==> flow/design.v <==
`timescale 1ns / 1ps
module cla_slice_part(g,p,a,b);
 input a, b;
 output g;  
 output p;  
 assign g = a & b;
 assign p = a ^ b;
endmodule
module CarryPropagateGenerateUnit( g,p,a,b);
	input  [15:0] a,b;
	output [15:0] g,p;
	cla_slice_part s0(g[0],p[0],a[0],b[0]);
	cla_slice_part s1(g[1],p[1],a[1],b[1]);
	cla_slice_part s2(g[2],p[2],a[2],b[2]);
	cla_slice_part s3(g[3],p[3],a[3],b[3]);
	cla_slice_part s4(g[4],p[4],a[4],b[4]);
	cla_slice_part s5(g[5],p[5],a[5],b[5]);
	cla_slice_part s6(g[6],p[6],a[6],b[6]);
	cla_slice_part s7(g[7],p[7],a[7],b[7]);
	cla_slice_part s8(g[8],p[8],a[8],b[8]);
	cla_slice_part s9(g[9],p[9],a[9],b[9]);
	cla_slice_part s10(g[10],p[10],a[10],b[10]);
	cla_slice_part s11(g[11],p[11],a[11],b[11]);
	cla_slice_part s12(g[12],p[12],a[12],b[12]);
	cla_slice_part s13(g[13],p[13],a[13],b[13]);
	cla_slice_part s14(g[14],p[14],a[14],b[14]);
	cla_slice_part s15(g[15],p[15],a[15],b[15]);
endmodule
module SixteenBitSummationUnit(sum,p,carry,cin);
  input [14:0] carry;
  input cin;
  input [15:0] p;
  output [15:0] sum;
  assign sum[0] = p[0] ^ cin;
  assign sum[1] = p[1] ^ carry[0];
  assign sum[2] = p[2] ^ carry[1];
  assign sum[3] = p[3] ^ carry[2];
  assign sum[4] = p[4] ^ carry[3];
  assign sum[5] = p[5] ^ carry[4];
  assign sum[6] = p[6] ^ carry[5];
  assign sum[7] = p[7] ^ carry[6];
  assign sum[8] = p[8] ^ carry[7];
  assign sum[9] = p[9] ^ carry[8];
  assign sum[10] = p[10] ^ carry[9];
  assign sum[11] = p[11] ^ carry[10];
  assign sum[12] = p[12] ^ carry[11];
  assign sum[13] = p[13] ^ carry[12];
  assign sum[14] = p[14] ^ carry[13];
  assign sum[15] = p[15] ^ carry[14];
endmodule
module four_bit_block_cla(P,G,carry,p,g,cin);
	input [3:0] p,g;
	input cin;
	output [2:0] carry;
	output P,G;
	assign	carry[0] = 	g[0] |
											cin & p[0];
	assign	carry[1] =  g[1] |
											g[0] & p[1] |
											cin  &  p[0] & p[1];
	assign	carry[2] =  g[2] |
											g[1] & p[2] |
											g[0] & p [1] & p[2] |
											cin  & p[0] & p[1] & p[2];
	assign	P = p[0] & p[1] & p[2] & p[3];
	assign	G = g[3] | 
							g[2] & p[3] |
							g[1] & p[2] & p[3] |
							g[0] & p[1] & p[2] & p[3];
endmodule
module cla_16_two_level(sum,cout,a,b,cin);
	input [15:0] a, b;
	input cin;
	output [15:0] sum;
	output  cout;
	wire [15:0]   g, p,carry;  
	wire [3:0]  G,P;
	assign carry[3]  = G[0] | cin & P[0];
	assign carry[7]  = G[1] | G[0] & P[1] | cin & P[0] & P[1]; 
	assign carry[11] = G[2] |
										 G[1] & P[2] |
										 G[0] & P[1] & P[2] | 
										 cin  & P[0] & P[1] & P[2];
	assign cout = G[3] |
								G[2] & P[3] |
								G[1] & P[2] & P[3] |
								G[0] & P[1] & P[2] & P[3] |
								cin   & P[0] & P[1] & P[2] & P[3];
	CarryPropagateGenerateUnit   CPGU( g,p,a,b);
	four_bit_block_cla FBBC0(P[0],G[0],carry[2:0],p[3:0],g[3:0],cin);     
	four_bit_block_cla FBBC1(P[1],G[1],carry[6:4],p[7:4],g[7:4],carry[3]);   
	four_bit_block_cla FBBC2(P[2],G[2],carry[10:8],p[11:8],g[11:8],carry[7]);
	four_bit_block_cla FBBC3(P[3],G[3],carry[14:12],p[15:12],g[15:12],carry[11]); 
	SixteenBitSummationUnit TTBSU(sum,p,carry[14:0],cin);
endmodule
`timescale 1ns / 1ps
module xnew2(
	output reg [15:0] x,
	input [15:0] x0,
	input [15:0] y,
	input cin,
	input reset,
	input stop,
	input clk
	);
	wire [15:0] sum,a,b;
	wire cout;	 
	cla_16_two_level alu(sum,cout,a,b,cin);
	assign a=x;
	assign b=cin?(~y):y;
	always @(posedge clk)
	begin
		if(reset)
		begin
			x<=x0;
		end
		else
		begin
			if(!stop)
			begin
				x<=sum;
			end
			else
			begin
				x<=x;
			end
		end
	end
endmodule
`timescale 1ns / 1ps
module ynew2(
	output reg [15:0] y,
	input [15:0] y0,
	input [15:0] x,
	input cin,
	input reset,
	input stop,
	input clk
	);
	wire [15:0] sum,a,b;
	wire cout;	 
	cla_16_two_level alu(sum,cout,a,b,cin);
	assign a=y;
	assign b=cin?(~x):x;
	always @(posedge clk)
	begin
		if(reset)
		begin
			y<=y0;
		end
		else
		begin
			if(!stop)
			begin
				y<=sum;
			end
			else
			begin
				y<=y;
			end
		end	
	end
endmodule
`timescale 1ns / 1ps
module znew2(
	output reg [15:0] z,
	output zsign,
	input [15:0] z0,
	input [15:0] zrom,
	input cin,
	input reset,
	input stop,
	input clk
	);
	wire [15:0] sum,a,b;
	wire cout;	 
	cla_16_two_level alu(sum,cout,a,b,cin);
	assign a=z;
	assign b=cin?(~zrom):zrom;
	always @(posedge clk)
	begin
		if(reset)
		begin
			z<=z0;
		end
		else
		begin
			if(!stop)
				z<=sum;
			else
				z<=z;
		end	
	end
	assign zsign=z[15];
endmodule
`timescale 1ns / 1ps
module datapathnew2(
	output [15:0] x,
	output [15:0] y,
	input [15:0] z0,
	input [3:0] i,
	input reset,
	input stop,
	input clk
	); 
	parameter xinit=16'b0010_0110_1101_1101;	 
	parameter yinit=16'b0;
	reg [15:0] zrom_q;
	wire [15:0] xval,yval,zval;
	wire [15:0] x0,y0;
	wire [15:0] z;
	wire zsign;
	always @(*)
	begin
		case(i)
			4'd0: zrom_q=16'b0011_0010_0100_0011;
			4'd1: zrom_q=16'b0001_1101_1010_1100;
			4'd2: zrom_q=16'b0000_1111_1010_1101;
			4'd3: zrom_q=16'b0000_0111_1111_0101;
			4'd4: zrom_q=16'b0000_0011_1111_1110;
			4'd5: zrom_q=16'b0000_0001_1111_1111;
			4'd6: zrom_q=16'b0000_0000_1111_1111;
			4'd7: zrom_q=16'b0000_0000_0111_1111;
			4'd8: zrom_q=16'b0000_0000_0011_1111;
			4'd9: zrom_q=16'b0000_0000_0001_1111;
			4'd10: zrom_q=16'b0000_0000_0000_1111;
			4'd11: zrom_q=16'b0000_0000_0000_0111;
			4'd12: zrom_q=16'b0000_0000_0000_0011;
			4'd13: zrom_q=16'b0000_0000_0000_0001;
			4'd14: zrom_q=16'b0;
			4'd15: zrom_q=16'b0;
			default: zrom_q=16'b0;
		endcase
	end
	xnew2 xmod(x,x0,yval,xcin,reset,stop,clk);
	ynew2 ymod(y,y0,xval,ycin,reset,stop,clk);
	znew2 zmod(z,zsign,z0,zval,zcin,reset,stop,clk);
	assign x0=xinit;
	assign y0=yinit;
	assign xval=$signed(x)>>>i;
	assign yval=$signed(y)>>>i;
	assign zval=zrom_q;
	assign xcin=zsign?1'b0:1'b1;
	assign ycin=zsign?1'b1:1'b0;
	assign zcin=zsign?1'b0:1'b1;
endmodule
`timescale 1ns / 1ps
module cordic_sincos(
	input clk,
	input rst,
	input start,
	input [15:0] z0,
	output ready,
	output reg done,
	output [15:0] x,
	output [15:0] y
	);
	reg busy;
	reg [3:0] cnt;
	wire load;
	assign ready = ~busy;
	assign load = rst | (start & ~busy);
	always @(posedge clk)
	begin
		if(rst)
		begin
			busy <= 1'b0;
			cnt <= 4'd0;
			done <= 1'b0;
		end
		else
		begin
			done <= 1'b0;
			if(!busy)
			begin
				cnt <= 4'd0;
				if(start)
					busy <= 1'b1;
			end
			else
			begin
				cnt <= cnt + 4'd1;
				if(cnt == 4'd15)
				begin
					busy <= 1'b0;
					done <= 1'b1;
				end
			end
		end
	end
	datapathnew2 dp(x,y,z0,cnt,load,~busy,clk);
endmodule
# Tool chain data of cordic_sincos

Tool output for the design above, in the order of the flow.
Lines are those of the file above, counted from 1.
Operators carry their Yosys type and port widths (W data, S select, Z words).
Cell names lack the library's common part.
A cell with n/a has no value.

Design top: cordic_sincos
Clock port: clk
Cell library: sky130hd
Corner: tt_025C_1v80

# After elaboration

Source: Yosys, flattened and elaborated, memories not mapped. Widths are those after wreduce. Print and check cells do not count. Equal cells are merged and count once.
Memory sizes are those after Yosys's memory passes, which may raise the word count (mostly to a power of two), join words into wider ones and drop unused or constant bits.

Register bits after elaboration: 54
ROM bits: 224
Word width x clocked read ports: 14
Memory cells: 1
Input bits: 19
Word-level cells: 433

$add $sub $neg: 1
Equality and inequality tests: 1
Shift-type cells: 2
Multiplexer cells: 12
Bitwise operators: 408
Reductions and logical operators: 2

Memories:

| name            | words | bits a word | rd ports | wr ports | line | source |
| (no name shown) | 16    | 14          | 1        | 0        | 215  | `case(i)` |

Operators by type and width:

| cell                  | number |
| $and A1 B1 Y1         | 190 |
| $or A1 B1 Y1          | 118 |
| $xor A1 B1 Y1         | 96 |
| $mux W16              | 5 |
| $not A16 Y16          | 3 |
| $sshr A16 B4 Y16      | 2 |
| $mux W1               | 6 |
| $add A4 B1 Y4 const B | 1 |
| $eq A4 B4 Y1 const B  | 1 |
| $mux W4               | 1 |
| $reduce_bool A2 Y1    | 1 |
| $reduce_or A2 Y1      | 1 |
| $not A1 Y1            | 1 |

# Longest topological paths

Yosys ltp: most cells in a row. Word level: on the elaborated netlist, between registers, memories and ports. Mapped: between sequential cells and ports; inverters and the memories' decode and read muxes count.

Depth after elaboration: 18
ABC_AREA: 0
Gate-level depth with buffers: 24

# After synthesis

Yosys stat after the flow's synthesis: flattened, memories mapped to cells. It holds for the ABC_AREA given above (unset counts as 0); a run with the other value may have another netlist.
Totals and module areas in this step are rounded.

Standard cells after synthesis: 695
Chip area (Yosys): 6295 um2
Mapped flip-flops: 68
Buffer cells: 68

Cell types:

| cell type | number | total area (um2) |
| dfxtp_1   | 52     | 1.04E+03 |
| ha_1      | 62     | 775.744 |
| xnor2_1   | 61     | 534.262 |
| edfxtp_1  | 16     | 480.461 |
| mux4_2    | 15     | 337.824 |
| o21ai_0   | 58     | 290.278 |
| mux2i_1   | 28     | 280.269 |
| nand2_1   | 69     | 258.998 |
| buf_4     | 33     | 247.738 |
| a21oi_1   | 39     | 195.187 |
| fa_1      | 9      | 180.173 |
| xor2_1    | 16     | 140.134 |
| o21a_1    | 18     | 135.13 |
| inv_1     | 34     | 127.622 |
| nor2_1    | 34     | 127.622 |
| mux2_2    | 10     | 112.608 |
| mux4_1    | 4      | 105.101 |
| a21o_1    | 13     | 97.594 |

Not listed: further types 36, cells in them 124.
By module: a second synthesis without flattening, with its own total; a netlist apart from the flattened one above.

Cell total of the unflattened synthesis: 591
Area (unflattened synthesis): 6285 um2

Rows give one instance, submodules left out.

By module:

| module                     | times used | cells | area (um2) | sequential area (um2) |
| datapathnew2               | 1          | 177   | 1545       | 0.0 |
| znew2                      | 1          | 54    | 898.4      | 480.5 |
| xnew2                      | 1          | 53    | 890.9      | 480.5 |
| ynew2                      | 1          | 53    | 890.9      | 480.5 |
| four_bit_block_cla         | 12         | 10    | 57.6       | 0.0 |
| cla_slice_part             | 48         | 1     | 12.5       | 0.0 |
| SixteenBitSummationUnit    | 3          | 16    | 140.1      | 0.0 |
| cordic_sincos              | 1          | 23    | 231.5      | 120.1 |
| cla_16_two_level           | 3          | 5     | 38.8       | 0.0 |
| CarryPropagateGenerateUnit | 3          | 0     | 0.0        | 0.0 |

# Timing after synthesis

OpenSTA on the mapped netlist: ideal clock, no wires. The path of least setup slack (recovery checks aside). Input and output delay are each 20% of the period. Register names are those of the netlist, which keeps one name where synthesis merged equal registers.

Path type: reg2reg
Start point: register cnt[0]
End point: register dp.ymod.y[15]
Period: 5.0 ns
Launch time at the first pin: 0.000 ns
Arrival time: 4.548 ns
Data required time: 4.873 ns
Setup slack: 0.324 ns
Path delay: 4.675 ns
Stages: 21
Path buffers: 3
Synthesis period reached: 4.676 ns

"path delay" = arrival - input delay + setup time.
"stages": output pins that drive a net of the path, with the launching flip-flop's if there is one; two outputs of one cell count as two.
"synthesis period reached" = period - worst setup slack (recovery checks aside). The figure is calculated, with input and output delays left at 20% of the set period.
A register here has more assigning lines than the two given.

Cells stage by stage: dfxtp_1 -> buf_6 -> buf_12 -> buf_4 -> mux4_2 -> mux4_2 -> xnor2_1 -> ha_1 -> and3_1 -> a221oi_1 -> o21ai_0 -> a21oi_1 -> nor2_1 -> o32a_1 -> ha_1 -> o21a_1 -> o21ai_0 -> nand2b_1 -> xnor2_1 -> a21oi_1 -> nor2_1

RTL lines, path after synthesis:

| what            | line | source |
| start, declared | 259  | `reg [3:0] cnt;` |
| start, assigned | 268  | `cnt <= 4'd0;` |
| start, assigned | 282  | `cnt <= cnt + 4'd1;` |
| end, assigned   | 149  | `y<=y0;` |
| end, assigned   | 155  | `y<=sum;` |
| end, declared   | 132  | `output reg [15:0] y,` |

No chain of elaborated cells between the ends is given.

# Worst path after layout

From the final timing report of run A: the path of least setup slack in the routed layout; clock arrival at registers is part of the times.

Path type: reg2reg
Start point: register cnt[0]
End point: register dp.ymod.y[15]
Period: 4.75 ns
Launch time at the first pin: 0.35 ns
Arrival time: 4.42 ns
Data required time: 4.98 ns
Setup slack: 0.56 ns
Stages: 20
Path buffers: 2

A register here has more assigning lines than the two given.

Cells stage by stage: dfxtp_4 -> buf_6 -> buf_6 -> mux4_2 -> mux4_2 -> xnor2_2 -> ha_1 -> and3_4 -> a221oi_4 -> o21ai_2 -> a21oi_2 -> nor2_2 -> o32a_1 -> ha_2 -> o21a_1 -> o21ai_2 -> nand2b_1 -> xnor2_1 -> a21oi_1 -> nor2_1

RTL lines, path after layout:

| what            | line | source |
| start, declared | 259  | `reg [3:0] cnt;` |
| start, assigned | 268  | `cnt <= 4'd0;` |
| start, assigned | 282  | `cnt <= cnt + 4'd1;` |
| end, assigned   | 149  | `y<=y0;` |
| end, assigned   | 155  | `y<=sum;` |
| end, declared   | 132  | `output reg [15:0] y,` |

No chain of elaborated cells between the ends is given.

Settings and measured results of 4 stored flow runs for module cordic_sincos (sky130hd), not sorted in any way. The constraints put input and output delay at 20% of the set period each and load the outputs with 0.01 pF.
"achieved clock period" means the clock period less the worst setup slack. The figure is calculated, with input and output delays left at 20% of the set period.
"worst path time": the worst setup path's part of the clock period (all of it between registers, 20% less for each end at a port) less its slack. A launch clock that arrives late makes it longer, a capture clock that arrives late makes it shorter.
By "total design power" is meant OpenSTA's value without simulated activity: inputs other than the clock are taken to toggle once in ten clock periods, and the tool carries that through the logic.
Results are given in rounded form.

## Run A

==> flow/run.sh <==
#!/bin/bash
# the make line also repeats the synthesis and layout settings of config.mk as NAME=value (left out here)
make -C /OpenROAD-flow-scripts/flow DESIGN_CONFIG=/design/flow/config.mk WORK_HOME=/design/flow/orfs CLKGATE_MAP_FILE= finish
==> flow/config.mk <==
export PLATFORM = sky130hd
export DESIGN_NAME = cordic_sincos
export DESIGN_NICKNAME = cordic_sincos
export VERILOG_FILES = /design/flow/design.v
export SDC_FILE = /design/flow/constraint.sdc
export NUM_CORES = 4
export LEC_CHECK = 0
export CAP_MARGIN = 20
export CORE_MARGIN = 2
export CORE_UTILIZATION = 40
export SETUP_SLACK_MARGIN = 1.07
export SLEW_MARGIN = 20
==> flow/constraint.sdc <==
create_clock -name core_clock -period 4.75 [get_ports {clk}]
set_input_delay 0.9500 -clock core_clock [delete_from_list [all_inputs] [get_ports {clk}]]
set_output_delay 0.9500 -clock core_clock [all_outputs]
set_load 0.01 [all_outputs]

| result of run A | value |
|---|---|
| synthesized cell area | 6295 um2 |
| overall die area | 16760 um2 |
| std-cell area (final layout) | 7689 um2 |
| worst setup slack after layout | 0.561 ns |
| final setup TNS | 0.000 ns |
| smallest hold slack | 0.536 ns |
| total design power | 4.682 mW |
| achieved clock period | 4.189 ns |
| worst path time | 4.19 ns |
| critical path kind | reg2reg |

## Run B

==> flow/run.sh <==
#!/bin/bash
# the make line also repeats the synthesis and layout settings of config.mk as NAME=value (left out here)
make -C /OpenROAD-flow-scripts/flow DESIGN_CONFIG=/design/flow/config.mk WORK_HOME=/design/flow/orfs CLKGATE_MAP_FILE= finish
==> flow/config.mk <==
export PLATFORM = sky130hd
export DESIGN_NAME = cordic_sincos
export DESIGN_NICKNAME = cordic_sincos
export VERILOG_FILES = /design/flow/design.v
export SDC_FILE = /design/flow/constraint.sdc
export NUM_CORES = 4
export LEC_CHECK = 0
export CAP_MARGIN = 35
export CELL_PAD_IN_SITES_GLOBAL_PLACEMENT = 3
export CORE_MARGIN = 2
export CORE_UTILIZATION = 40
export GPL_TIMING_DRIVEN = 0
export MAX_ROUTING_LAYER = met4
export SLEW_MARGIN = 0
==> flow/constraint.sdc <==
create_clock -name core_clock -period 5.0 [get_ports {clk}]
set_input_delay 1.0000 -clock core_clock [delete_from_list [all_inputs] [get_ports {clk}]]
set_output_delay 1.0000 -clock core_clock [all_outputs]
set_load 0.01 [all_outputs]

| result of run B | value |
|---|---|
| synthesized cell area | 6295 um2 |
| overall die area | 16760 um2 |
| std-cell area (final layout) | 7472 um2 |
| worst setup slack after layout | 0.210 ns |
| final setup TNS | 0.000 ns |
| smallest hold slack | 0.543 ns |
| total design power | 4.129 mW |
| achieved clock period | 4.790 ns |
| worst path time | 4.79 ns |
| critical path kind | reg2reg |

## Run C

==> flow/run.sh <==
#!/bin/bash
# the make line also repeats the synthesis and layout settings of config.mk as NAME=value (left out here)
make -C /OpenROAD-flow-scripts/flow DESIGN_CONFIG=/design/flow/config.mk WORK_HOME=/design/flow/orfs CLKGATE_MAP_FILE= finish
==> flow/config.mk <==
export PLATFORM = sky130hd
export DESIGN_NAME = cordic_sincos
export DESIGN_NICKNAME = cordic_sincos
export VERILOG_FILES = /design/flow/design.v
export SDC_FILE = /design/flow/constraint.sdc
export NUM_CORES = 4
export LEC_CHECK = 0
export CAP_MARGIN = 35
export CORE_MARGIN = 2
export CORE_UTILIZATION = 40
export GPL_TIMING_DRIVEN = 0
export SLEW_MARGIN = 20
==> flow/constraint.sdc <==
create_clock -name core_clock -period 5.0 [get_ports {clk}]
set_input_delay 1.0000 -clock core_clock [delete_from_list [all_inputs] [get_ports {clk}]]
set_output_delay 1.0000 -clock core_clock [all_outputs]
set_load 0.01 [all_outputs]

| result of run C | value |
|---|---|
| synthesized cell area | 6295 um2 |
| overall die area | 16760 um2 |
| std-cell area (final layout) | 7480 um2 |
| worst setup slack after layout | 0.250 ns |
| final setup TNS | 0.000 ns |
| smallest hold slack | 0.556 ns |
| total design power | 4.122 mW |
| achieved clock period | 4.750 ns |
| worst path time | 4.75 ns |
| critical path kind | reg2reg |

## Run D

==> flow/run.sh <==
#!/bin/bash
# the make line also repeats the synthesis and layout settings of config.mk as NAME=value (left out here)
make -C /OpenROAD-flow-scripts/flow DESIGN_CONFIG=/design/flow/config.mk WORK_HOME=/design/flow/orfs CLKGATE_MAP_FILE= finish
==> flow/config.mk <==
export PLATFORM = sky130hd
export DESIGN_NAME = cordic_sincos
export DESIGN_NICKNAME = cordic_sincos
export VERILOG_FILES = /design/flow/design.v
export SDC_FILE = /design/flow/constraint.sdc
export NUM_CORES = 4
export LEC_CHECK = 0
export CAP_MARGIN = 20
export CELL_PAD_IN_SITES_DETAIL_PLACEMENT = 0
export CORE_ASPECT_RATIO = 1.05
export CORE_MARGIN = 2
export CORE_UTILIZATION = 29
export CTS_CLUSTER_DIAMETER = 60
export MAX_ROUTING_LAYER = met5
export MIN_ROUTING_LAYER = met2
export PLACE_DENSITY = 0.53
export SETUP_SLACK_MARGIN = 0.58
export SLEW_MARGIN = 40
==> flow/constraint.sdc <==
create_clock -name core_clock -period 5.19 [get_ports {clk}]
set_input_delay 1.0380 -clock core_clock [delete_from_list [all_inputs] [get_ports {clk}]]
set_output_delay 1.0380 -clock core_clock [all_outputs]
set_load 0.01 [all_outputs]

| result of run D | value |
|---|---|
| synthesized cell area | 6295 um2 |
| overall die area | 22900 um2 |
| std-cell area (final layout) | 7427 um2 |
| worst setup slack after layout | 0.793 ns |
| final setup TNS | 0.000 ns |
| smallest hold slack | 0.561 ns |
| total design power | 4.016 mW |
| achieved clock period | 4.397 ns |
| worst path time | 4.40 ns |
| critical path kind | reg2reg |
